==> flow/design.v <==
`timescale 1ns / 1ps
module spi_module
(
    input               I_clk       ,  
    input               I_rst_n     , 
    input               I_tx_en     , 
    input        [15:0]  I_data_in   , 
    output  reg  [7:0]  O_data_out  , 
    input               I_spi_miso  ,  
    output  reg         O_spi_sck   ,  
    output  reg         O_spi_cs    ,  
    output  reg         O_spi_mosi     
);
reg [5:0]   state      ; 
always @(posedge I_clk)
begin
    if(!I_rst_n)
        begin
            state  <=  6'd0    ;
            O_spi_cs    <=  1'b1    ;
            O_spi_sck   <=  1'b0    ;
            O_spi_mosi  <=  1'b0    ;
            O_data_out  <=  8'd0    ;
        end 
    else if(I_tx_en) 
        begin
            if(state==6'd50)
            begin
                state  <=  6'd0                    ; 
            end 
             O_spi_cs    <=  1'b0    ;  
            case(state)
                6'd1, 6'd3 , 6'd5 , 6'd7  , 
                6'd9, 6'd11, 6'd13, 6'd15 ,
                6'd17, 6'd19, 6'd21, 6'd23 ,
                6'd25 , 6'd27, 6'd29, 6'd31 : 
                    begin
                        O_spi_sck   <=  1'b1                ;
                        state  <=  state + 1'b1   ;
                    end
                6'd0:     
                    begin
                        O_spi_mosi  <=  I_data_in[15]        ;
                        O_spi_sck   <=  1'b0                ;
                        state  <=  state + 1'b1   ;          
                    end
                6'd2:     
                    begin
                        O_spi_mosi  <=  I_data_in[14]        ;
                        O_spi_sck   <=  1'b0                ;
                        state  <=  state + 1'b1   ;
                    end
                6'd4:     
                    begin
                        O_spi_mosi  <=  I_data_in[13]        ;
                        O_spi_sck   <=  1'b0                ;
                        state  <=  state + 1'b1   ;
                    end 
                6'd6:     
                    begin
                        O_spi_mosi  <=  I_data_in[12]        ;
                        O_spi_sck   <=  1'b0                ;
                        state  <=  state + 1'b1   ;
                    end 
                6'd8:     
                    begin
                        O_spi_mosi  <=  I_data_in[11]        ;
                        O_spi_sck   <=  1'b0                ;
                        state  <=  state + 1'b1   ;
                    end                            
                6'd10:     
                    begin
                        O_spi_mosi  <=  I_data_in[10]        ;
                        O_spi_sck   <=  1'b0                ;
                        state  <=  state + 1'b1   ;
                    end 
                6'd12:     
                    begin
                        O_spi_mosi  <=  I_data_in[9]        ;
                        O_spi_sck   <=  1'b0                ;
                        state  <=  state + 1'b1   ;
                    end 
                6'd14:     
                    begin
                        O_spi_mosi  <=  I_data_in[8]        ;
                        O_spi_sck   <=  1'b0                ;
                        state  <=  state + 1'b1   ;
                    end
                                   6'd16:     
                                       begin
                                           O_spi_mosi  <=  I_data_in[7]        ;
                                           O_spi_sck   <=  1'b0                ;
                                           state  <=  state + 1'b1   ;
                                       end
                                   6'd18:     
                                       begin
                                           O_spi_mosi  <=  I_data_in[6]        ;
                                           O_spi_sck   <=  1'b0                ;
                                           state  <=  state + 1'b1   ;
                                       end
                                   6'd20:     
                                       begin
                                           O_spi_mosi  <=  I_data_in[5]        ;
                                           O_spi_sck   <=  1'b0                ;
                                           state  <=  state + 1'b1   ;
                                       end 
                                   6'd22:     
                                       begin
                                           O_spi_mosi  <=  I_data_in[4]        ;
                                           O_spi_sck   <=  1'b0                ;
                                           state  <=  state + 1'b1   ;
                                       end 
                                   6'd24:     
                                       begin
                                           O_spi_mosi  <=  I_data_in[3]        ;
                                           O_spi_sck   <=  1'b0                ;
                                           state  <=  state + 1'b1   ;
                                       end                            
                                   6'd26:     
                                       begin
                                           O_spi_mosi  <=  I_data_in[2]        ;
                                           O_spi_sck   <=  1'b0                ;
                                           state  <=  state + 1'b1   ;
                                       end 
                                   6'd28:     
                                       begin
                                           O_spi_mosi  <=  I_data_in[1]        ;
                                           O_spi_sck   <=  1'b0                ;
                                           state  <=  state + 1'b1   ;
                                       end 
                                   6'd30:     
                                       begin
                                           O_spi_mosi  <=  I_data_in[0]        ;
                                           O_spi_sck   <=  1'b0                ;
                                           state  <=  state + 1'b1   ;
                                       end
                6'd32, 6'd34 , 6'd36 , 6'd38  , 
                6'd40, 6'd42, 6'd44, 6'd46, 6'd48 : 
                    begin
                        O_spi_sck  <=  1'b0                ;
                        state  <=  state + 1'b1   ;
                    end
                6'd33:     
                    begin                       
                        O_spi_sck       <=  1'b1                ;
                        state      <=  state + 1'b1   ;
                    end
                6'd35:     
                    begin
                        O_spi_sck       <=  1'b1                ;
                        state      <=  state + 1'b1   ;
                        O_data_out[7]   <=  I_spi_miso          ; 
                    end
                6'd37:     
                    begin
                        O_spi_sck       <=  1'b1                ;
                        state      <=  state + 1'b1   ;
                        O_data_out[6]   <=  I_spi_miso          ; 
                    end 
                6'd39:     
                    begin
                        O_spi_sck       <=  1'b1                ;
                        state      <=  state + 1'b1   ;
                        O_data_out[5]   <=  I_spi_miso          ; 
                    end 
                6'd41:     
                    begin
                        O_spi_sck       <=  1'b1                ;
                        state      <=  state + 1'b1   ;
                        O_data_out[4]   <=  I_spi_miso          ; 
                    end                            
                6'd43:     
                    begin
                        O_spi_sck       <=  1'b1                ;
                        state      <=  state + 1'b1   ;
                        O_data_out[3]   <=  I_spi_miso          ; 
                    end 
                6'd45:     
                    begin
                        O_spi_sck       <=  1'b1                ;
                        state      <=  state + 1'b1   ;
                        O_data_out[2]   <=  I_spi_miso          ; 
                    end 
                6'd47:     
                    begin
                        O_spi_sck       <=  1'b1                ;
                        state      <=  state + 1'b1   ;
                        O_data_out[1]   <=  I_spi_miso          ; 
                    end
                        6'd49:     
                                 begin
                                     O_spi_sck       <=  1'b1                ;
                                     state      <=  state + 1'b1   ;
                                     O_data_out[0]   <=  I_spi_miso          ; 
                                      O_spi_cs<=1'b1;
                                 end
                default:; 
            endcase 
        end    
    else
        begin
            state  <=  6'd0    ;
            O_spi_cs    <=  1'b1    ;
            O_spi_sck   <=  1'b0    ;
            O_spi_mosi  <=  1'b0    ;
            O_data_out  <=  8'd0    ;
        end   
end
endmodule
`timescale 1ns / 1ps
module spi_control(
        clk,
        I_rst_n,
        I_tx_en,
        rst,
        spi_x_out,
        spi_y_out,
        I_spi_miso,
        O_spi_sck,
        O_spi_cs,
        O_spi_mosi
    );
    input clk;
    output reg [3:0]spi_x_out;
    output reg[3:0]spi_y_out;
    input  I_rst_n; 
    input  I_tx_en;
    input  rst; 
    input    I_spi_miso;  
    output  wire         O_spi_sck;  
    output  wire         O_spi_cs  ;  
    output  wire         O_spi_mosi ;    
    wire [7:0]spi_data_out;
    reg [15:0]spi_data_in;
    spi_module spi(
        .I_clk(clk),
        .I_rst_n(I_rst_n), 
        .I_tx_en(I_tx_en), 
        .I_data_in(spi_data_in), 
        .O_data_out(spi_data_out), 
       .I_spi_miso(I_spi_miso) ,  
       .O_spi_sck(O_spi_sck)   ,  
       .O_spi_cs(O_spi_cs)    ,  
       .O_spi_mosi(O_spi_mosi)    
    );
    integer i;
    always@(posedge clk)
    begin
      if(rst)
      begin
        i=0;
        spi_data_in<=16'b0;
        spi_x_out<=4'b0;
        spi_y_out<=4'b0;
      end
      else
      begin
        i=i+1;
        if(i==1)
        begin
            spi_data_in<=16'b0000_1011_0000_1111;
        end
        else if(i==100)
        begin
             spi_y_out<=spi_data_out[3:0];
        end
        else if(i==101)
        begin
            spi_data_in<=16'b0000_1011_0001_0001;
        end
        else if(i==200)
        begin
             spi_x_out<=spi_data_out[3:0];
             i=0;
        end
      end
    end
endmodule
`timescale 1ns / 1ps
module draw_bullet1 #(parameter R=12)(
        clk,
        hcount,
        vcount,
        x,
        y,
        pixel
    );
    input clk;
    input [10:0]hcount;
    input [9:0]vcount;
    output wire [11:0]pixel;
    input [10:0]x;
    input [9:0]y;
    reg[11:0]color;
    always@(posedge clk)
    begin
        if ((hcount-x)*(hcount-x)+(vcount-y)*(vcount-y)<=R*R)
            color<=12'b1111_1111_1111;
        else
            color<=12'b0;
    end
    assign pixel=color;
endmodule
`timescale 1ns / 1ps
module draw_bullet2 #(parameter R=12)(
        clk,
        hcount,
        vcount,
        x,
        y,
        pixel
    );
    input clk;
    input [10:0]hcount;
    input [9:0]vcount;
    output wire [11:0]pixel;
    input [10:0]x;
    input [9:0]y;
    reg[11:0]color;
    always@(posedge clk)
    begin
        if ((hcount-x)*(hcount-x)+(vcount-y)*(vcount-y)<=R*R)
            color<=12'b1111_1111_1111;
        else
            color<=12'b0;
    end
    assign pixel=color;
endmodule
`timescale 1ns / 1ps
module bullet_move #(parameter X=500,Y=500)(
        frame,
        clk,
        rst,
        score,
        x,
        y,
        over
    );
    input frame;
    input clk;
    input rst;
    output reg [15:0]score;  
    output reg [10:0]x;
    output reg [9:0]y;
    input over;
    reg over_reg;
    reg [1:0] v_x;
    reg [1:0] v_y;
    reg sw_x; 
    reg sw_y; 
    always@(posedge clk)
    begin
        if(rst)
        begin
            x<=X;
            y<=Y;
            v_x<=2;
            v_y<=2;
            score<=0;
            sw_x<=0;
            sw_y<=0;
        end
        else if ( frame == 1 &&over==0) 
        begin
                    if(x==2||x==3)begin sw_x<=1;score<=score+1'b1;end
                     else if(x==762||x==761)begin sw_x<=0;score<=score+1'b1;end
                     if(y==36||y==37)begin sw_y<=1;score<=score+1'b1;end
                     else if (y==562||y==561)begin sw_y<=0;score<=score+1'b1;end
              if(sw_x==0)x<=x-v_x;
              else x<=x+v_x;
              if(sw_y==0)y<=y-v_y;
              else y<=y+v_y;
                   if(score[3:0]==10)
                            begin score[3:0]<=0;score[7:4]<=score[7:4]+1;end
                            if(score[7:4]==10)
                            begin score[7:4]<=0;score[11:8]<=score[11:8]+1;end
                            if(score[11:8]==10)
                            begin score[11:8]<=0;score[15:12]<=score[15:12]+1;end
                            if(score[15:12]==10)
                            begin score[11:8]<=0;end      
        end
    end
endmodule
`timescale 1ns / 1ps
module bullet_move2 #(parameter X=200,Y=500)(
        frame,
        clk,
        rst,
        x,
        y
    );
    input frame;
    input clk;
    input rst;
    output reg [10:0]x;
    output reg [9:0]y;
    reg over_reg;
    reg [1:0] v_x;
    reg [1:0] v_y;
    reg sw_x; 
    reg sw_y; 
    reg [3:0]tcount;
    always@(posedge clk)
    begin
         if(rst)
         begin
             sw_x<=0;
             sw_y<=0;
         end
         else
         begin
             if(x<=2)begin sw_x<=1;end
             else if(x>=762)begin sw_x<=0;end
             if(y<=36)begin sw_y<=1;end
             else if (y>=562)begin sw_y<=0;end
         end
    end
    always@(posedge clk)
    begin
        if(rst )
        begin
            x<=X;
            y<=Y;
            v_x<=2;
            v_y<=3;
        end
        else if ( frame == 1 ) 
        begin
              if(sw_x==0)x<=x-v_x;
              else x<=x+v_x;
              if(sw_y==0)y<=y-v_y;
              else y<=y+v_y;
        end
    end
endmodule
`timescale 1ns / 1ps
module draw_player1(
        clk,
        rst,
        frz,
        color_change,
        hcount,
        vcount,
        x,
        y,
        pixel,
        bullet1_x,
        bullet1_y,
        bullet2_x,
        bullet2_y,
        over
    );
    input clk;
    input rst;
    input frz;
    input color_change;
    input [10:0]hcount;
    input [9:0]vcount;
    input [10:0]x;
    input [9:0]y;
    output wire [11:0]pixel;
    input [10:0]bullet1_x;
    input [9:0]bullet1_y;
    input [10:0]bullet2_x;
    input [9:0]bullet2_y;
    output reg over;
    reg [11:0]pixel_reg;
    assign pixel=pixel_reg;
    reg [11:0]color_reg;
    integer R;
    reg [31:0]count;
    always@(posedge clk)
    begin
      if(rst)
      begin
        R<=10;
        count<=0;
        color_reg<=12'b0110_1100_0011;
        over<=0;
      end
      else
      begin
        if(frz)begin color_reg<=12'b0110_1100_0011;over<=0;end
        if(~frz)
         count <=count+1;
         if(count[20]==1&&color_change==0&&R>7)
         begin
            R<=R-2;
            count[20]<=0;
            color_reg<=color_reg+12'b0011_0011_0011;
         end
         if(count[19]==1)
         begin
                count[19] <=0;
                count[20]<=~count[20];
                R<=R+1;
         end
         if(x<2+R||(x+R)>762||(y-R)<36||(y+R)>562||
                  ((x-bullet1_x)*(x-bullet1_x)+(y-bullet1_y)*(y-bullet1_y)<(R+12)*(R+12))
                  ||
                  ((x-bullet2_x)*(x-bullet2_x)+(y-bullet2_y)*(y-bullet2_y)<(R+12)*(R+12))
                  )
         begin over<=1;R<=400;end
         else over<=0;
      end
    end
    always@(posedge clk)
    begin
        if ((hcount-x)*(hcount-x)+(vcount-y)*(vcount-y)<R*R)
        begin
                 pixel_reg<=color_reg;
        end
        else pixel_reg<=12'b0;
    end
endmodule
`timescale 1ns / 1ps
module player1_move #(parameter X = 500, Y = 200)(
    	frame, 
        clk,
        rst,
        frz,
        up,
        down,
        right,
        left,
        x,
        y,
        pattern_select,
        spi_x_out,
        spi_y_out
    );
    input frame;
    input clk;
    input rst;
    input frz;
    input up;
    input down;
    input right;
    input left;
    output reg [10:0]x;
    output reg [9:0]y;
    input pattern_select;
    input [3:0]spi_x_out;
    input [3:0]spi_y_out;
    reg signed [3:0]v_x;
    reg signed [3:0]v_y;
    reg [1:0]xdirect; 
    reg [1:0]ydirect; 
    always@(posedge clk)
    begin
        if ( rst ) 
            begin
                      x<=X;
                      y<=Y;
                      v_x<=1;
                      v_y<=1;
            end
        else if ( frame == 1 ) 
        begin
            if(pattern_select==0)
            begin
               if(left)x<=x-v_x;
               if(right)x<=x+v_x;
               if(up)y<=y-v_y;
               if(down)y<=y+v_y;
            end
            else 
            begin
                if(spi_x_out==1||spi_x_out==2)x<=x-v_x;
                else if(spi_x_out==3||spi_x_out==4)x<=x-2*v_x;
                else if(spi_x_out==4'b1110||spi_x_out==4'b1101)x<=x+v_x;
                else if(spi_x_out==4'b1100||spi_x_out==4'b1011)x<=x+2*v_x;
                if(spi_y_out==1||spi_y_out==2)y<=y+v_y;
                else if(spi_y_out==3||spi_y_out==4)y<=y+2*v_y;
                else if(spi_y_out==4'b1110||spi_y_out==4'b1101)y<=y-v_y;
                else if(spi_y_out==4'b1100||spi_y_out==4'b1011)y<=y-2*v_y;
            end
        end
    end
endmodule
`timescale 1ns / 1ps
module draw_board(
     clk,
     hcount,
     vcount,
     pixel
    );
    input clk;
    input [10:0] hcount;
    input [9:0] vcount;
    output wire [11:0] pixel;
    reg [11:0]pixel_reg;
    assign pixel=pixel_reg;
    always @ (posedge clk)
    begin
        if ( hcount == 0 || vcount == 30 || hcount == 768 || vcount == 568 )
            pixel_reg <= 12'hFFF;
        else
            pixel_reg <= 12'b0;
    end
endmodule
`timescale 1ns / 1ps
module final_out#(parameter WIDTH = 10,   
               HEIGHT = 40)(
    clk,
    rst,
    bullet1,
    bullet2,
    player,
    board,
    final_pixel,
    over,
    hcount,
    vcount
    );
    input clk;
    input rst;
    input [11:0]bullet1;
    input [11:0]bullet2;
    input [11:0]player;
    input [11:0]board;
    input [10:0]hcount;
    input [9:0]vcount;
    input over;
    output reg [11:0]final_pixel;
    reg [11:0]pixel_reg;
    localparam [7:0] x = 120;
    localparam [7:0] y = 245;
    always@(posedge clk)
    begin
        if(rst)begin final_pixel<=0;pixel_reg<=0;end
        else
            if(over==0)
             final_pixel <= board | bullet1 | bullet2 | player;
            else
            begin
                if(over==1)
                  if (
                                    ((hcount >= (x + 5*WIDTH + 3*HEIGHT) && hcount < (x + 6*WIDTH + 3*HEIGHT)) && (vcount >= y && vcount < (y + 2*WIDTH + HEIGHT))) ||  
                                    ((hcount >= (x + 5*WIDTH + 3*HEIGHT) && hcount < (x + 6*WIDTH + 3*HEIGHT)) && (vcount >= (y + 2*WIDTH + HEIGHT) && vcount < (y + 2*WIDTH + 2*HEIGHT))) ||  
                                    ((hcount >= (x + 5*WIDTH + 3*HEIGHT) && hcount < (x + 7*WIDTH + 4*HEIGHT)) && (vcount >= (y + 2*WIDTH + 2*HEIGHT) && vcount < (y + 3*WIDTH + 2*HEIGHT))) ||  
                                    ((hcount >= (x + 8*WIDTH + 4*HEIGHT) && hcount < (x + 10*WIDTH + 5*HEIGHT)) && (vcount >= y && vcount < (y + WIDTH))) ||  
                                    ((hcount >= (x + 8*WIDTH + 4*HEIGHT) && hcount < (x + 9*WIDTH + 4*HEIGHT)) && (vcount >= (y + WIDTH) && vcount < (y + 2*WIDTH + HEIGHT))) ||  
                                    ((hcount >= (x + 8*WIDTH + 4*HEIGHT) && hcount < (x + 9*WIDTH + 4*HEIGHT)) && (vcount >= (y + 2*WIDTH + HEIGHT) && vcount < (y + 2*WIDTH + 2*HEIGHT))) ||  
                                    ((hcount >= (x + 8*WIDTH + 4*HEIGHT) && hcount < (x + 10*WIDTH + 5*HEIGHT)) && (vcount >= (y + 2*WIDTH + 2*HEIGHT) && vcount < (y + 3*WIDTH + 2*HEIGHT))) ||  
                                    ((hcount >= (x + 9*WIDTH + 5*HEIGHT) && hcount < (x + 10*WIDTH + 5*HEIGHT)) && (vcount >= (y + WIDTH) && vcount < (y + 2*WIDTH + HEIGHT))) ||  
                                    ((hcount >= (x + 9*WIDTH + 5*HEIGHT) && hcount < (x + 10*WIDTH + 5*HEIGHT)) && (vcount >= (y + 2*WIDTH + HEIGHT) && vcount < (y + 2*WIDTH + 2*HEIGHT))) || 
                                    ((hcount >= (x + 11*WIDTH + 5*HEIGHT) && hcount < (x + 13*WIDTH + 6*HEIGHT)) && (vcount >= y && vcount < (y + WIDTH))) ||  
                                    ((hcount >= (x + 11*WIDTH + 5*HEIGHT) && hcount < (x + 12*WIDTH + 5*HEIGHT)) && (vcount >= (y + WIDTH) && vcount < (y + WIDTH + HEIGHT))) ||  
                                    ((hcount >= (x + 11*WIDTH + 5*HEIGHT) && hcount < (x + 13*WIDTH + 6*HEIGHT)) && (vcount >= (y + WIDTH + HEIGHT) && vcount < (y + 2*WIDTH + HEIGHT))) ||  
                                    ((hcount >= (x + 12*WIDTH + 6*HEIGHT) && hcount < (x + 13*WIDTH + 6*HEIGHT)) && (vcount >= (y + 2*WIDTH + HEIGHT) && vcount < (y + 2*WIDTH + 2*HEIGHT))) ||  
                                    ((hcount >= (x + 11*WIDTH + 5*HEIGHT) && hcount < (x + 13*WIDTH + 6*HEIGHT)) && (vcount >= (y + 2*WIDTH + 2*HEIGHT) && vcount < (y + 3*WIDTH + 2*HEIGHT))) || 
                                    ((hcount >= (x + 14*WIDTH + 6*HEIGHT) && hcount < (x + 16*WIDTH + 7*HEIGHT)) && (vcount >= y && vcount < (y + WIDTH))) ||  
                                    ((hcount >= (x + 14*WIDTH + 6*HEIGHT + HEIGHT/2) && hcount < (x + 15*WIDTH + 6*HEIGHT + HEIGHT/2)) && (vcount >= y && vcount < (y + 2*WIDTH + HEIGHT))) ||  
                                    ((hcount >= (x + 14*WIDTH + 6*HEIGHT + HEIGHT/2) && hcount < (x + 15*WIDTH + 6*HEIGHT + HEIGHT/2)) && (vcount >= (y + 2*WIDTH + HEIGHT) && vcount < (y + 3*WIDTH + 2*HEIGHT))) 
                                   )
                                   pixel_reg <= 12'h0FF;
                               else 
                                   pixel_reg <= 12'b0;
                  final_pixel<=pixel_reg;     
       end
    end
endmodule
`timescale 1ns / 1ps
module vga(
        clk, 
		rst,
		frz,
		color_change,
		score2,
		vsync,
		hsync,
		VGA_R,
		VGA_G,
		VGA_B,
		up,
		down,
		right,
		left,
		pattern_select,
		over,
		spi_x_out,
		spi_y_out
    );
    input clk; 
    input rst;
    input frz;
    input color_change;
    output vsync;
    output hsync;
    output [3:0] VGA_R;
    output [3:0] VGA_G;
    output [3:0] VGA_B;
    input up;
    input down;
    input right;
    input left;
    wire [15:0]score;
    output wire [15:0]score2;
    input pattern_select;
    input [3:0]spi_x_out;
    input [3:0]spi_y_out;
    wire [11:0]pixel;
    wire [10:0] bullet1_x;
    wire [9:0] bullet1_y;
    wire[11:0]bullet1_pixel;
    wire [10:0] bullet2_x;
    wire [9:0] bullet2_y;
    wire[11:0]bullet2_pixel;
    wire [10:0]player_x;
    wire  [9:0]player_y;
    wire[11:0]player_pixel;
    wire [11:0]board_pixel;
    output wire over;
    reg	 vs;
    reg hs;
    reg [10:0] hcount;
    reg [9:0] vcount;
    reg [9:0] counter;
    reg frame;
    wire hsyncon;
    wire hsyncoff;
    wire hreset;
    wire vclk;
    assign hsyncon = (hcount == 855);
    assign hsyncoff = (hcount == 975);
    assign hreset = (hcount == 1039);
    wire vsyncon,vsyncoff,vreset;
    assign vsyncon = hreset & (vcount == 636);
    assign vsyncoff = hreset & (vcount == 642);
    assign vreset = hreset & (vcount == 665);
    assign vclk = 1'b1;
    always @(posedge clk) 
    begin
        if (rst == 1)  
        begin
            hcount <= 0;
            vcount <= 0;
            vs <= 1;
            hs <= 1;
            counter <= 0;
            frame <= 0;
        end
        else 
        begin
            if ( vclk == 1 ) 
            begin
                hcount <= hreset ? 0 : hcount + 1; 
                hs <= hsyncon ? 0 : hsyncoff ? 1 : hs;   
                vcount <= hreset ? (vreset ? 0 : vcount + 1) : vcount; 
                vs <= vsyncon ? 0 : vsyncoff ? 1 : vs;   
                if ( vs == 0 )
                    counter <= counter + 1;
                if ( counter ==  30 &&  frz == 0)    
                begin
                    counter <= 0;
                    frame <= 1;
                end
                else
                    frame <= 0;
            end
        end
    end
    draw_bullet1 bullet1(
        .clk(clk),
        .hcount(hcount),
        .vcount(vcount),
        .x(bullet1_x),
        .y(bullet1_y),
        .pixel(bullet1_pixel)
    );
    bullet_move movebullet1(
         .frame(frame),
         .clk(clk),
         .rst(rst),
         .score(score2),
         .x(bullet1_x),
         .y(bullet1_y),
         .over(over)
    );
    draw_bullet2 bullet2(
        .clk(clk),
        .hcount(hcount),
        .vcount(vcount),
        .x(bullet2_x),
        .y(bullet2_y),
        .pixel(bullet2_pixel)
    );
    bullet_move2 movebullet2(
         .frame(frame),
         .clk(clk),
         .rst(rst),
         .x(bullet2_x),
         .y(bullet2_y)
    );
    draw_player1 player(
        .clk(clk),
        .rst(rst),
        .frz(frz),
        .hcount(hcount),
        .vcount(vcount),
        .x(player_x),
        .y(player_y),
        .color_change(color_change),
        .pixel(player_pixel),
        .bullet1_x(bullet1_x),
        .bullet1_y(bullet1_y),
        .bullet2_x(bullet2_x),
        .bullet2_y(bullet2_y),
        .over(over)
    );
    player1_move moveplayer1(
    	.frame(frame), 
        .clk(clk),
        .rst(rst),
        .frz(frz),
	    .up(up),
        .down(down),
        .right(right),
        .left(left),
        .x(player_x),
        .y(player_y),
        .pattern_select(pattern_select),
        .spi_x_out(spi_x_out),
        .spi_y_out(spi_y_out)
    );
    draw_board board1(
        .clk(clk),
        .hcount(hcount),
        .vcount(vcount),
        .pixel(board_pixel)
    );
    final_out finalout(
        .clk(clk),
        .rst(rst),
        .bullet1(bullet1_pixel),
        .bullet2(bullet2_pixel),
        .player(player_pixel),
        .board(board_pixel),
        .final_pixel(pixel),
        .over(over),
		.hcount(hcount),
        .vcount(vcount)
    );
    assign VGA_R=pixel[11:8];
    assign VGA_G=pixel[7:4];
    assign VGA_B=pixel[3:0];
    assign vsync = ~vs;
    assign hsync = ~hs;
endmodule
`timescale 1ns / 1ps
module seg_display(
        clk,
        rst,
        seven_seg,
        sel,
        over,
        idata
    );
    input clk;
    input rst;
    input[15:0]idata;
    output [7:0]seven_seg;
    output [7:0]sel;
    input over;
    reg [31:0] count;
    reg [7:0]seg_reg;
    reg[7:0]sel_reg;
    reg [3:0]disp_data;
    assign seven_seg=seg_reg;
    assign sel=sel_reg;
    always@(posedge clk)
    begin
         if(rst)
                count <=0;
         else
         begin
         count <=count+1;
         if(count==500000)
                count <=1;
         end
    end
    always@(*)    
             begin
                 case(count[13:11])
                 3'b000:disp_data<=idata[3:0];
                 3'b001:disp_data<=idata[7:4];
                 3'b010:disp_data<=idata[11:8];
                 3'b011:disp_data<=idata[15:12];             
                 default:disp_data<=4'b1111;
                 endcase
    end 
    always@(*)
    begin
            case(disp_data)
            4'h0: seg_reg=8'hc0;
            4'h1: seg_reg=8'hf9;
            4'h2: seg_reg=8'ha4;
            4'h3: seg_reg=8'hb0;
            4'h4: seg_reg=8'h99;
            4'h5: seg_reg=8'h92;
            4'h6: seg_reg=8'h82;
            4'h7: seg_reg=8'hf8;
            4'h8: seg_reg=8'h80;
            4'h9: seg_reg=8'h90;
            default:seg_reg<=8'hff;
            endcase
    end
    always@(*)
           begin
               case(count[13:11])
               3'b000:sel_reg<=8'b1111_1110;
               3'b001:sel_reg<=8'b1111_1101;
               3'b010:sel_reg<=8'b1111_1011;
               3'b011:sel_reg<=8'b1111_0111;
               3'b100:sel_reg<=8'b1110_1111;
               3'b101:sel_reg<=8'b1101_1111;
               3'b110:sel_reg<=8'b1011_1111;
               3'b111:sel_reg<=8'b0111_1111;
               endcase
     end
endmodule
`timescale 1ns / 1ps
module top_logic(  
		clk,
		rst,
		frz,
		level,
		Dout,
		vsync,
		hsync,
		VGA_R,
		VGA_G,
		VGA_B,
		BTNU,
		BTND,
		BTNL,
		BTNR,
        seven_seg,
        sel,
        pattern_select,
         I_spi_miso,
         O_spi_sck,
         O_spi_cs,
         O_spi_mosi
);
	input clk;
    input rst;
    input frz;
    input [4:0]level;
    input Dout;
    output vsync;
    output hsync;
    output [3:0] VGA_R;
    output [3:0] VGA_G;
    output [3:0] VGA_B;
    input BTNU;
    input BTND;
    input BTNR;
    input BTNL;
    output [7:0]seven_seg;
    output [7:0] sel;
    wire left;
    wire right;
    wire up;
    wire down;
    assign left=BTNL;
    assign right=BTNR;
    assign up=BTNU;
    assign down=BTND;
    input    I_spi_miso;  
    output  wire         O_spi_sck;  
    output  wire         O_spi_cs  ;  
    output  wire         O_spi_mosi ;    
    input pattern_select;
    wire [3:0]spi_x_out;
    wire [3:0]spi_y_out;
    wire [15:0]score;
    wire over;
   spi_control spi(
                .clk(clk),
                .I_rst_n(!rst),
                .I_tx_en(1'b1),
                .rst(rst),
                .spi_x_out(spi_x_out),
                .spi_y_out(spi_y_out),
                .I_spi_miso(I_spi_miso),
                .O_spi_sck(O_spi_sck),
                .O_spi_cs(O_spi_cs),
                .O_spi_mosi(O_spi_mosi)
    );
    vga VGA( 
			 .clk(clk),
			 .rst(rst),
			 .frz(~frz),
			 .color_change(Dout),
			 .score2(score),
			 .vsync(vsync),
			 .hsync(hsync),
			 .VGA_R(VGA_R),
			 .VGA_G(VGA_G),
			 .VGA_B(VGA_B),
			 .up(up),
			 .down(down),
			 .right(right),
			 .left(left),
			 .pattern_select(pattern_select),
			 .over(over),
			 .spi_x_out(spi_x_out),
			 .spi_y_out(spi_y_out)
	);
    seg_display seg(
            .clk(clk),
            .seven_seg(seven_seg),
            .sel(sel),
            .rst(rst),
            .over(over),
            .idata(score)
    );
endmodule
==> reports on top_logic <==
Reports on top_logic:

Each step is given for the RTL above and for the edited RTL.
Lines under "before" count in the file above, lines under "after" in the edited file.
"change": "after" minus "before" as printed here.
Not given: --

* top module: top_logic
* clock port: clk
* cell library: sky130hd
* timing corner: tt_025C_1v80

Diff:

Unified diff, file above to edited file.
A script made this edit. It changes what the design does and was not meant as an optimisation.

```diff
@@ -320,5 +320,5 @@
     always@(posedge clk)
     begin
-        if ((hcount-x)*(hcount-x)+(vcount-y)*(vcount-y)<=R*R)
+        if ((hcount-x)*(hcount-x)+(vcount-y)*(vcount-y)>R*R)
             color<=12'b1111_1111_1111;
         else
```

Elaborated design:

Counts by Yosys on the flattened word-level netlist (proc, flatten, opt, wreduce; memories kept). Print and check cells are left out. Cells with the same type and inputs are merged into one.
Yosys's memory passes give these memory sizes; they may raise the number of words (mostly to a power of two), join words into wider ones and drop unused or constant bits.

Storage and ports
* clocked read ports x word width: before 8, after 8, change 0
* elaborated cells: before 470, after 470, change 0
* memory cells: before 2, after 2, change 0
* register bits: before 359, after 359, change 0
* output and inout bits: before 33, after 33, change 0
* ROM bits: before 176, after 176, change 0

Operators by class
* add/subtract/negate cells: before 50, after 50, change 0
* multiplexer cells: before 84, after 84, change 0
* bitwise logic cells: before 15, after 15, change 0
* $mul: before 12, after 12, change 0
* reduce/logical cells: before 119, after 119, change 0
* eq/ne operators: before 100, after 100, change 0
* magnitude comparators: before 39, after 39, change 0

Memory list
* shape (words x width / read and write ports): before 16x7 r1 w0; 8x8 r1 w0, after 16x7 r1 w0; 8x8 r1 w0

Operators by type and width
* <= comparator 32 x 8 -> 1 bit with constant B: before 2, after 1, change -1
* greater-than comparator 32 x 8 -> 1 bit with constant B: before 0, after 1, change +1

Operator kinds equal on both sides are left out: 102.

Logic depth:

Longest topological path by Yosys (ltp), each cell counted once; first at word level (registers and memories cut), then after technology mapping (sequential cells cut; the memories' decode and read muxes count).

Depth
* depth in word-level cells: before 20, after 20, change 0
* ABC_AREA: before 0, after 0
* mapped depth: before 61, after 60, change -1
* gate-level depth less buffers: before 59, after 56, change -3

Netlist:

The flow's flattened synthesis, as Yosys stat reports it; memories are mapped. The netlist is that of the ABC_AREA named above (0 if unset); the other value can give another one.

Mapped netlist
* standard cells after synthesis: before 12136, after 12204, change +68
* mapped flip-flops: before 304, after 304, change 0
* chip area (Yosys) (µm²): before 108041.1, after 108270.1, change +229.0
* buffer cells: before 273, after 280, change +7
* sequential area (µm²): before 6085.8, after 6085.8, change 0.0

Cells by type
* sky130_fd_sc_hd__and3_1: before 65, after 107, change +42
* sky130_fd_sc_hd__inv_1: before 3229, after 3263, change +34
* sky130_fd_sc_hd__nand2b_1: before 119, after 87, change -32
* sky130_fd_sc_hd__o21ai_0: before 241, after 271, change +30
* sky130_fd_sc_hd__xor2_1: before 216, after 186, change -30
* sky130_fd_sc_hd__o21bai_1: before 68, after 43, change -25
* sky130_fd_sc_hd__a31oi_1: before 38, after 63, change +25
* sky130_fd_sc_hd__o211ai_1: before 24, after 49, change +25
* sky130_fd_sc_hd__nand2_1: before 880, after 901, change +21
* sky130_fd_sc_hd__clkbuf_1: before 227, after 243, change +16
* sky130_fd_sc_hd__a211oi_1: before 40, after 56, change +16
* sky130_fd_sc_hd__nor2_1: before 990, after 976, change -14
* sky130_fd_sc_hd__a21oi_1: before 356, after 342, change -14
* sky130_fd_sc_hd__or3_1: before 64, after 52, change -12
* sky130_fd_sc_hd__or2_2: before 59, after 47, change -12
* sky130_fd_sc_hd__o31ai_1: before 18, after 30, change +12
* sky130_fd_sc_hd__nor3_1: before 168, after 157, change -11
* sky130_fd_sc_hd__o21a_1: before 59, after 49, change -10

Cell types equal on both sides are left out: 15.
Not every row of either side is listed.
By module: a second synthesis without flattening, with its own total; a netlist apart from the flattened one above.

Second synthesis, totals
* cell total of the unflattened synthesis: before 11665, after 11698, change +33
* area total of the unflattened synthesis (µm²): before 103356.6, after 103904.7, change +548.1

Rows give one instance, submodules left out.

By module, before
* draw_player1: seq. area 1561.5 µm², area 65760.6 µm², cells 7287, instances 1
* draw_bullet2: seq. area 20.0 µm², area 10913.0 µm², cells 1203, instances 1
* draw_bullet1: seq. area 20.0 µm², area 10842.9 µm², cells 1195, instances 1
* player1_move: seq. area 420.4 µm², area 3035.4 µm², cells 434, instances 1
* bullet_move: seq. area 740.7 µm², area 2560.0 µm², cells 324, instances 1
* spi_control: seq. area 860.8 µm², area 2461.1 µm², cells 298, instances 1
* seg_display: seq. area 800.8 µm², area 2253.4 µm², cells 253, instances 1
* vga: seq. area 680.7 µm², area 1660.3 µm², cells 191, instances 1
* bullet_move2: seq. area 440.4 µm², area 1554.0 µm², cells 179, instances 1
* spi_module: seq. area 340.3 µm², area 1141.1 µm², cells 137, instances 1
* final_out: seq. area 260.2 µm², area 992.2 µm², cells 137, instances 1
* draw_board: seq. area 20.0 µm², area 171.4 µm², cells 24, instances 1
* top_logic: seq. area 0.0 µm², area 11.3 µm², cells 3, instances 1

By module, after
* draw_player1: seq. area 1561.5 µm², area 66438.7 µm², cells 7357, instances 1
* draw_bullet1: seq. area 20.0 µm², area 10842.9 µm², cells 1195, instances 1
* draw_bullet2: seq. area 20.0 µm², area 10791.6 µm², cells 1172, instances 1
* player1_move: seq. area 420.4 µm², area 3035.4 µm², cells 434, instances 1
* bullet_move: seq. area 740.7 µm², area 2560.0 µm², cells 324, instances 1
* spi_control: seq. area 860.8 µm², area 2461.1 µm², cells 298, instances 1
* seg_display: seq. area 800.8 µm², area 2253.4 µm², cells 253, instances 1
* vga: seq. area 680.7 µm², area 1651.6 µm², cells 185, instances 1
* bullet_move2: seq. area 440.4 µm², area 1554.0 µm², cells 179, instances 1
* spi_module: seq. area 340.3 µm², area 1141.1 µm², cells 137, instances 1
* final_out: seq. area 260.2 µm², area 992.2 µm², cells 137, instances 1
* draw_board: seq. area 20.0 µm², area 171.4 µm², cells 24, instances 1
* top_logic: seq. area 0.0 µm², area 11.3 µm², cells 3, instances 1

Path before layout:

Source: OpenSTA report_checks on the synthesized netlist (no wires, ideal clock, input and output delay 20% of the period each), path of least setup slack; recovery checks are left aside. Register names are those of the netlist, which keeps one name where synthesis merged equal registers.

Path post-synthesis
* kind: before reg-to-reg, after reg-to-reg
* start point: before register VGA.vcount[0], after register VGA.vcount[0]
* end point: before register VGA.bullet2.color[10], after register VGA.bullet2.color[10]
* stages: before 61, after 58, change -3
* path buffers: before 2, after 4, change +2
* setup slack (ps): before 5705, after 5845, change +140
* data arrival time (ps): before 14203, after 14024, change -179
* clock period (ps): before 20000, after 20000, change 0
* required time (ps): before 19908, after 19869, change -39
* path delay (ps): before 14295, after 14155, change -140
* time at the first pin (ps): before 0, after 0, change 0
* synthesis period reached (ps): before 14295, after 14155, change -140

"path delay" is the arrival time less input delay plus setup time.
"stages" counts driving pins, that of a launching flip-flop among them; a cell with two outputs on the path counts twice.
"synthesis period reached" = period - worst setup slack (recovery checks aside). The figure is calculated, with input and output delays left at 20% of the set period.
The rows between start and end are the longest chain of elaborated cells between them; the timing report does not say that the signal goes this way. Where chains are equally long, one stands for them.
Each line given opens the expression or statement behind the cell; cells for indexed reads and writes are added by Yosys, which also makes memories of some case tables.

Between the ends, post-synthesis, before:
* path through: sky130_fd_sc_hd__dfxtp_1 -> sky130_fd_sc_hd__clkbuf_1 -> sky130_fd_sc_hd__inv_2 -> sky130_fd_sc_hd__ha_1 -> sky130_fd_sc_hd__fa_1 -> sky130_fd_sc_hd__nor2b_1 -> sky130_fd_sc_hd__o21ai_0 -> sky130_fd_sc_hd__a21boi_0 -> sky130_fd_sc_hd__o21ai_0 -> sky130_fd_sc_hd__a21boi_0 -> sky130_fd_sc_hd__o21ai_0 -> sky130_fd_sc_hd__a21boi_0 -> sky130_fd_sc_hd__o21ai_0 -> sky130_fd_sc_hd__nand2b_1 -> sky130_fd_sc_hd__clkinv_1 -> sky130_fd_sc_hd__nand2_1 -> sky130_fd_sc_hd__inv_1 -> sky130_fd_sc_hd__fa_1 -> (+25 left out) -> sky130_fd_sc_hd__inv_1 -> sky130_fd_sc_hd__fa_1 -> sky130_fd_sc_hd__inv_1 -> sky130_fd_sc_hd__fa_1 -> sky130_fd_sc_hd__inv_1 -> sky130_fd_sc_hd__ha_1 -> sky130_fd_sc_hd__clkbuf_1 -> sky130_fd_sc_hd__and3b_1 -> sky130_fd_sc_hd__nor4_1 -> sky130_fd_sc_hd__o2111ai_1 -> sky130_fd_sc_hd__nor4_1 -> sky130_fd_sc_hd__o2111ai_1 -> sky130_fd_sc_hd__a2111oi_0 -> sky130_fd_sc_hd__and3_1 -> sky130_fd_sc_hd__nand4_1 -> sky130_fd_sc_hd__nor4_1 -> sky130_fd_sc_hd__nand3_1 -> sky130_fd_sc_hd__nor4_1
* length of the longest elaborated chain: 5
* elaborated cells on any way between the ends: 5
* RTL lines with such cells: 1

RTL lines, path post-synthesis, before
* start, declared: RTL line 718 `reg [9:0] vcount;`
* start, assigned: RTL line 738 `vcount <= 0;`
* start, assigned: RTL line 750 `vcount <= hreset ? (vreset ? 0 : vcount + 1) : vcount;`
* subtractor 10 x 10 -> 11 bit: RTL line 322 `if ((hcount-x)*(hcount-x)+(vcount-y)*(vcount-y)<=R*R)`
* multiplier 11 x 11 -> 22 bit: RTL line 322
* adder 32 bit: RTL line 322
* <= comparator 32 x 8 -> 1 bit: RTL line 322
* two-way mux 12 bit: RTL line 322
* end, assigned: RTL line 323 `color<=12'b1111_1111_1111;`
* end, assigned: RTL line 325 `color<=12'b0;`
* end, declared: RTL line 319 `reg[11:0]color;`

Between the ends, post-synthesis, after:
* path through: sky130_fd_sc_hd__dfxtp_1 -> sky130_fd_sc_hd__clkbuf_1 -> sky130_fd_sc_hd__inv_1 -> sky130_fd_sc_hd__clkbuf_1 -> sky130_fd_sc_hd__ha_1 -> sky130_fd_sc_hd__inv_1 -> sky130_fd_sc_hd__fa_1 -> sky130_fd_sc_hd__a21o_1 -> sky130_fd_sc_hd__a21oi_1 -> sky130_fd_sc_hd__o21ai_0 -> sky130_fd_sc_hd__a21oi_1 -> sky130_fd_sc_hd__o21ai_0 -> sky130_fd_sc_hd__nand3_1 -> sky130_fd_sc_hd__nand2_1 -> sky130_fd_sc_hd__inv_1 -> sky130_fd_sc_hd__clkbuf_1 -> sky130_fd_sc_hd__nand2_1 -> sky130_fd_sc_hd__fa_1 -> (+22 left out) -> sky130_fd_sc_hd__inv_1 -> sky130_fd_sc_hd__fa_1 -> sky130_fd_sc_hd__fa_1 -> sky130_fd_sc_hd__inv_1 -> sky130_fd_sc_hd__fa_1 -> sky130_fd_sc_hd__inv_1 -> sky130_fd_sc_hd__ha_1 -> sky130_fd_sc_hd__clkbuf_1 -> sky130_fd_sc_hd__o21ai_0 -> sky130_fd_sc_hd__nand3b_1 -> sky130_fd_sc_hd__nand4_1 -> sky130_fd_sc_hd__nor3_1 -> sky130_fd_sc_hd__o311ai_0 -> sky130_fd_sc_hd__a2111o_1 -> sky130_fd_sc_hd__a2111oi_0 -> sky130_fd_sc_hd__nand4_1 -> sky130_fd_sc_hd__nor4_1 -> sky130_fd_sc_hd__nand4_1
* length of the longest elaborated chain: 5
* elaborated cells on any way between the ends: 5
* RTL lines with such cells: 1

RTL lines, path post-synthesis, after
* start, declared: RTL line 718 `reg [9:0] vcount;`
* start, assigned: RTL line 738 `vcount <= 0;`
* start, assigned: RTL line 750 `vcount <= hreset ? (vreset ? 0 : vcount + 1) : vcount;`
* subtractor 10 x 10 -> 11 bit: RTL line 322 `if ((hcount-x)*(hcount-x)+(vcount-y)*(vcount-y)>R*R)`
* multiplier 11 x 11 -> 22 bit: RTL line 322
* adder 32 bit: RTL line 322
* greater-than comparator 32 x 8 -> 1 bit: RTL line 322
* two-way mux 12 bit: RTL line 322
* end, assigned: RTL line 323 `color<=12'b1111_1111_1111;`
* end, assigned: RTL line 325 `color<=12'b0;`
* end, declared: RTL line 319 `reg[11:0]color;`

Path in the finished layout:

From the final timing report of the runs of pair A: the path of least setup slack in the routed layout; clock arrival at registers is part of the times.
The report prints the path's times to 10 ps; the period is as set.

Path post-layout
* kind: before reg-to-reg, after reg-to-reg
* start point: before register VGA.vcount[0], after register VGA.vcount[1]
* end point: before register VGA.bullet2.color[10], after register VGA.bullet1.color[10]
* required time (ps): before 20550, after 20520, change -30
* time at the first pin (ps): before 640, after 600, change -40
* path buffers: before 0, after 0, change 0
* setup slack (ps): before 3420, after 4370, change +950
* data arrival time (ps): before 17130, after 16150, change -980
* stages: before 59, after 54, change -5
* clock period (ps): before 20000, after 20000, change 0

The rows between start and end are the longest chain of elaborated cells between them; the timing report does not say that the signal goes this way. Where chains are equally long, one stands for them.

Between the ends, post-layout, before:
* path through: sky130_fd_sc_hd__dfxtp_1 -> sky130_fd_sc_hd__inv_2 -> sky130_fd_sc_hd__ha_1 -> sky130_fd_sc_hd__fa_1 -> sky130_fd_sc_hd__nor2b_1 -> sky130_fd_sc_hd__o21ai_0 -> sky130_fd_sc_hd__a21boi_0 -> sky130_fd_sc_hd__o21ai_0 -> sky130_fd_sc_hd__a21boi_0 -> sky130_fd_sc_hd__o21ai_0 -> sky130_fd_sc_hd__a21boi_0 -> sky130_fd_sc_hd__o21ai_0 -> sky130_fd_sc_hd__nand2b_1 -> sky130_fd_sc_hd__clkinv_1 -> sky130_fd_sc_hd__nand2_1 -> sky130_fd_sc_hd__inv_1 -> sky130_fd_sc_hd__fa_1 -> sky130_fd_sc_hd__inv_1 -> (+23 left out) -> sky130_fd_sc_hd__inv_1 -> sky130_fd_sc_hd__fa_1 -> sky130_fd_sc_hd__fa_1 -> sky130_fd_sc_hd__inv_1 -> sky130_fd_sc_hd__fa_1 -> sky130_fd_sc_hd__inv_1 -> sky130_fd_sc_hd__ha_1 -> sky130_fd_sc_hd__and3b_1 -> sky130_fd_sc_hd__nor4_1 -> sky130_fd_sc_hd__o2111ai_1 -> sky130_fd_sc_hd__nor4_1 -> sky130_fd_sc_hd__o2111ai_1 -> sky130_fd_sc_hd__a2111oi_0 -> sky130_fd_sc_hd__and3_1 -> sky130_fd_sc_hd__nand4_1 -> sky130_fd_sc_hd__nor4_1 -> sky130_fd_sc_hd__nand3_1 -> sky130_fd_sc_hd__nor4_1
* length of the longest elaborated chain: 5
* elaborated cells on any way between the ends: 5
* RTL lines with such cells: 1

RTL lines, path post-layout, before
* start, declared: RTL line 718 `reg [9:0] vcount;`
* start, assigned: RTL line 738 `vcount <= 0;`
* start, assigned: RTL line 750 `vcount <= hreset ? (vreset ? 0 : vcount + 1) : vcount;`
* subtractor 10 x 10 -> 11 bit: RTL line 322 `if ((hcount-x)*(hcount-x)+(vcount-y)*(vcount-y)<=R*R)`
* multiplier 11 x 11 -> 22 bit: RTL line 322
* adder 32 bit: RTL line 322
* <= comparator 32 x 8 -> 1 bit: RTL line 322
* two-way mux 12 bit: RTL line 322
* end, assigned: RTL line 323 `color<=12'b1111_1111_1111;`
* end, assigned: RTL line 325 `color<=12'b0;`
* end, declared: RTL line 319 `reg[11:0]color;`

Between the ends, post-layout, after:
* path through: sky130_fd_sc_hd__dfxtp_1 -> sky130_fd_sc_hd__inv_1 -> sky130_fd_sc_hd__ha_1 -> sky130_fd_sc_hd__nor2b_1 -> sky130_fd_sc_hd__o21ai_0 -> sky130_fd_sc_hd__a21boi_0 -> sky130_fd_sc_hd__o21ai_0 -> sky130_fd_sc_hd__a21boi_0 -> sky130_fd_sc_hd__o21ai_0 -> sky130_fd_sc_hd__a21boi_0 -> sky130_fd_sc_hd__o21ai_0 -> sky130_fd_sc_hd__nand2b_1 -> sky130_fd_sc_hd__clkinv_1 -> sky130_fd_sc_hd__nand2_1 -> sky130_fd_sc_hd__fa_1 -> sky130_fd_sc_hd__fa_1 -> sky130_fd_sc_hd__inv_1 -> sky130_fd_sc_hd__fa_1 -> (+18 left out) -> sky130_fd_sc_hd__inv_1 -> sky130_fd_sc_hd__fa_1 -> sky130_fd_sc_hd__fa_1 -> sky130_fd_sc_hd__inv_1 -> sky130_fd_sc_hd__fa_1 -> sky130_fd_sc_hd__inv_1 -> sky130_fd_sc_hd__fa_1 -> sky130_fd_sc_hd__inv_1 -> sky130_fd_sc_hd__ha_1 -> sky130_fd_sc_hd__a32oi_1 -> sky130_fd_sc_hd__o211ai_1 -> sky130_fd_sc_hd__nor4_1 -> sky130_fd_sc_hd__o2111ai_1 -> sky130_fd_sc_hd__and3b_1 -> sky130_fd_sc_hd__nand4_1 -> sky130_fd_sc_hd__nor4_1 -> sky130_fd_sc_hd__nand4_1 -> sky130_fd_sc_hd__a2111oi_0
* length of the longest elaborated chain: 5
* elaborated cells on any way between the ends: 5
* RTL lines with such cells: 1

RTL lines, path post-layout, after
* start, declared: RTL line 718 `reg [9:0] vcount;`
* start, assigned: RTL line 738 `vcount <= 0;`
* start, assigned: RTL line 750 `vcount <= hreset ? (vreset ? 0 : vcount + 1) : vcount;`
* subtractor 10 x 10 -> 11 bit: RTL line 297 `if ((hcount-x)*(hcount-x)+(vcount-y)*(vcount-y)<=R*R)`
* multiplier 11 x 11 -> 22 bit: RTL line 297
* adder 32 bit: RTL line 297
* <= comparator 32 x 8 -> 1 bit: RTL line 297
* two-way mux 12 bit: RTL line 297
* end, assigned: RTL line 298 `color<=12'b1111_1111_1111;`
* end, assigned: RTL line 300 `color<=12'b0;`
* end, declared: RTL line 294 `reg[11:0]color;`

Layout results:

Both versions went through the flow (Yosys, OpenROAD) with the same settings in each pair. Constraints: input delay and output delay 20% of the set period each, output load 0.01 pF.

Flow settings, pair A:
* period_ns: 20.0
* CAP_MARGIN: 20
* CORE_MARGIN: 2
* CORE_UTILIZATION: 40
* SLEW_MARGIN: 20

Results, pair A
* post-route utilization (%): before 42.6, after 42.6, change 0.0
* standard-cell area after layout (µm²): before 114467.0, after 114987.0, change +520.0
* setup slack of the critical path (ps): before 3419, after 4371, change +952
* worst hold slack (ps): before 421, after 436, change +15
* achieved clock period (ps): before 16581, after 15629, change -952
* cell area after synthesis (µm²): before 108041.1, after 108270.1, change +229.0
* full die area (µm²): before 274277.0, after 274854.0, change +577.0
* setup TNS (ps): before 0, after 0, change 0

Flow settings, pair B:
* CAP_MARGIN: 35
* CORE_MARGIN: 9
* CORE_UTILIZATION: 16
* GPL_TIMING_DRIVEN: 1
* HOLD_SLACK_MARGIN: -0.06
* MIN_ROUTING_LAYER: met1
* PLACE_DENSITY: 0.46
* SETUP_SLACK_MARGIN: 0.99
* SLEW_MARGIN: 20
* TNS_END_PERCENT: 55
* period_ns: 13.6

Results, pair B
* post-route utilization (%): before 18.7, after 18.7, change 0.0
* standard-cell area after layout (µm²): before 125378.0, after 125993.0, change +615.0
* setup slack of the critical path (ps): before -83, after 174, change +257
* worst hold slack (ps): before 447, after 425, change -22
* achieved clock period (ps): before 13683, after 13426, change -257
* cell area after synthesis (µm²): before 108041.1, after 108270.1, change +229.0
* full die area (µm²): before 705163.0, after 706625.0, change +1462.0
* setup TNS (ps): before -83, after 0, change +83

"achieved clock period": clock period set for the run, less the worst setup slack. It is reckoned from that one timing run; input and output delays stay at 20% of the period that was set.
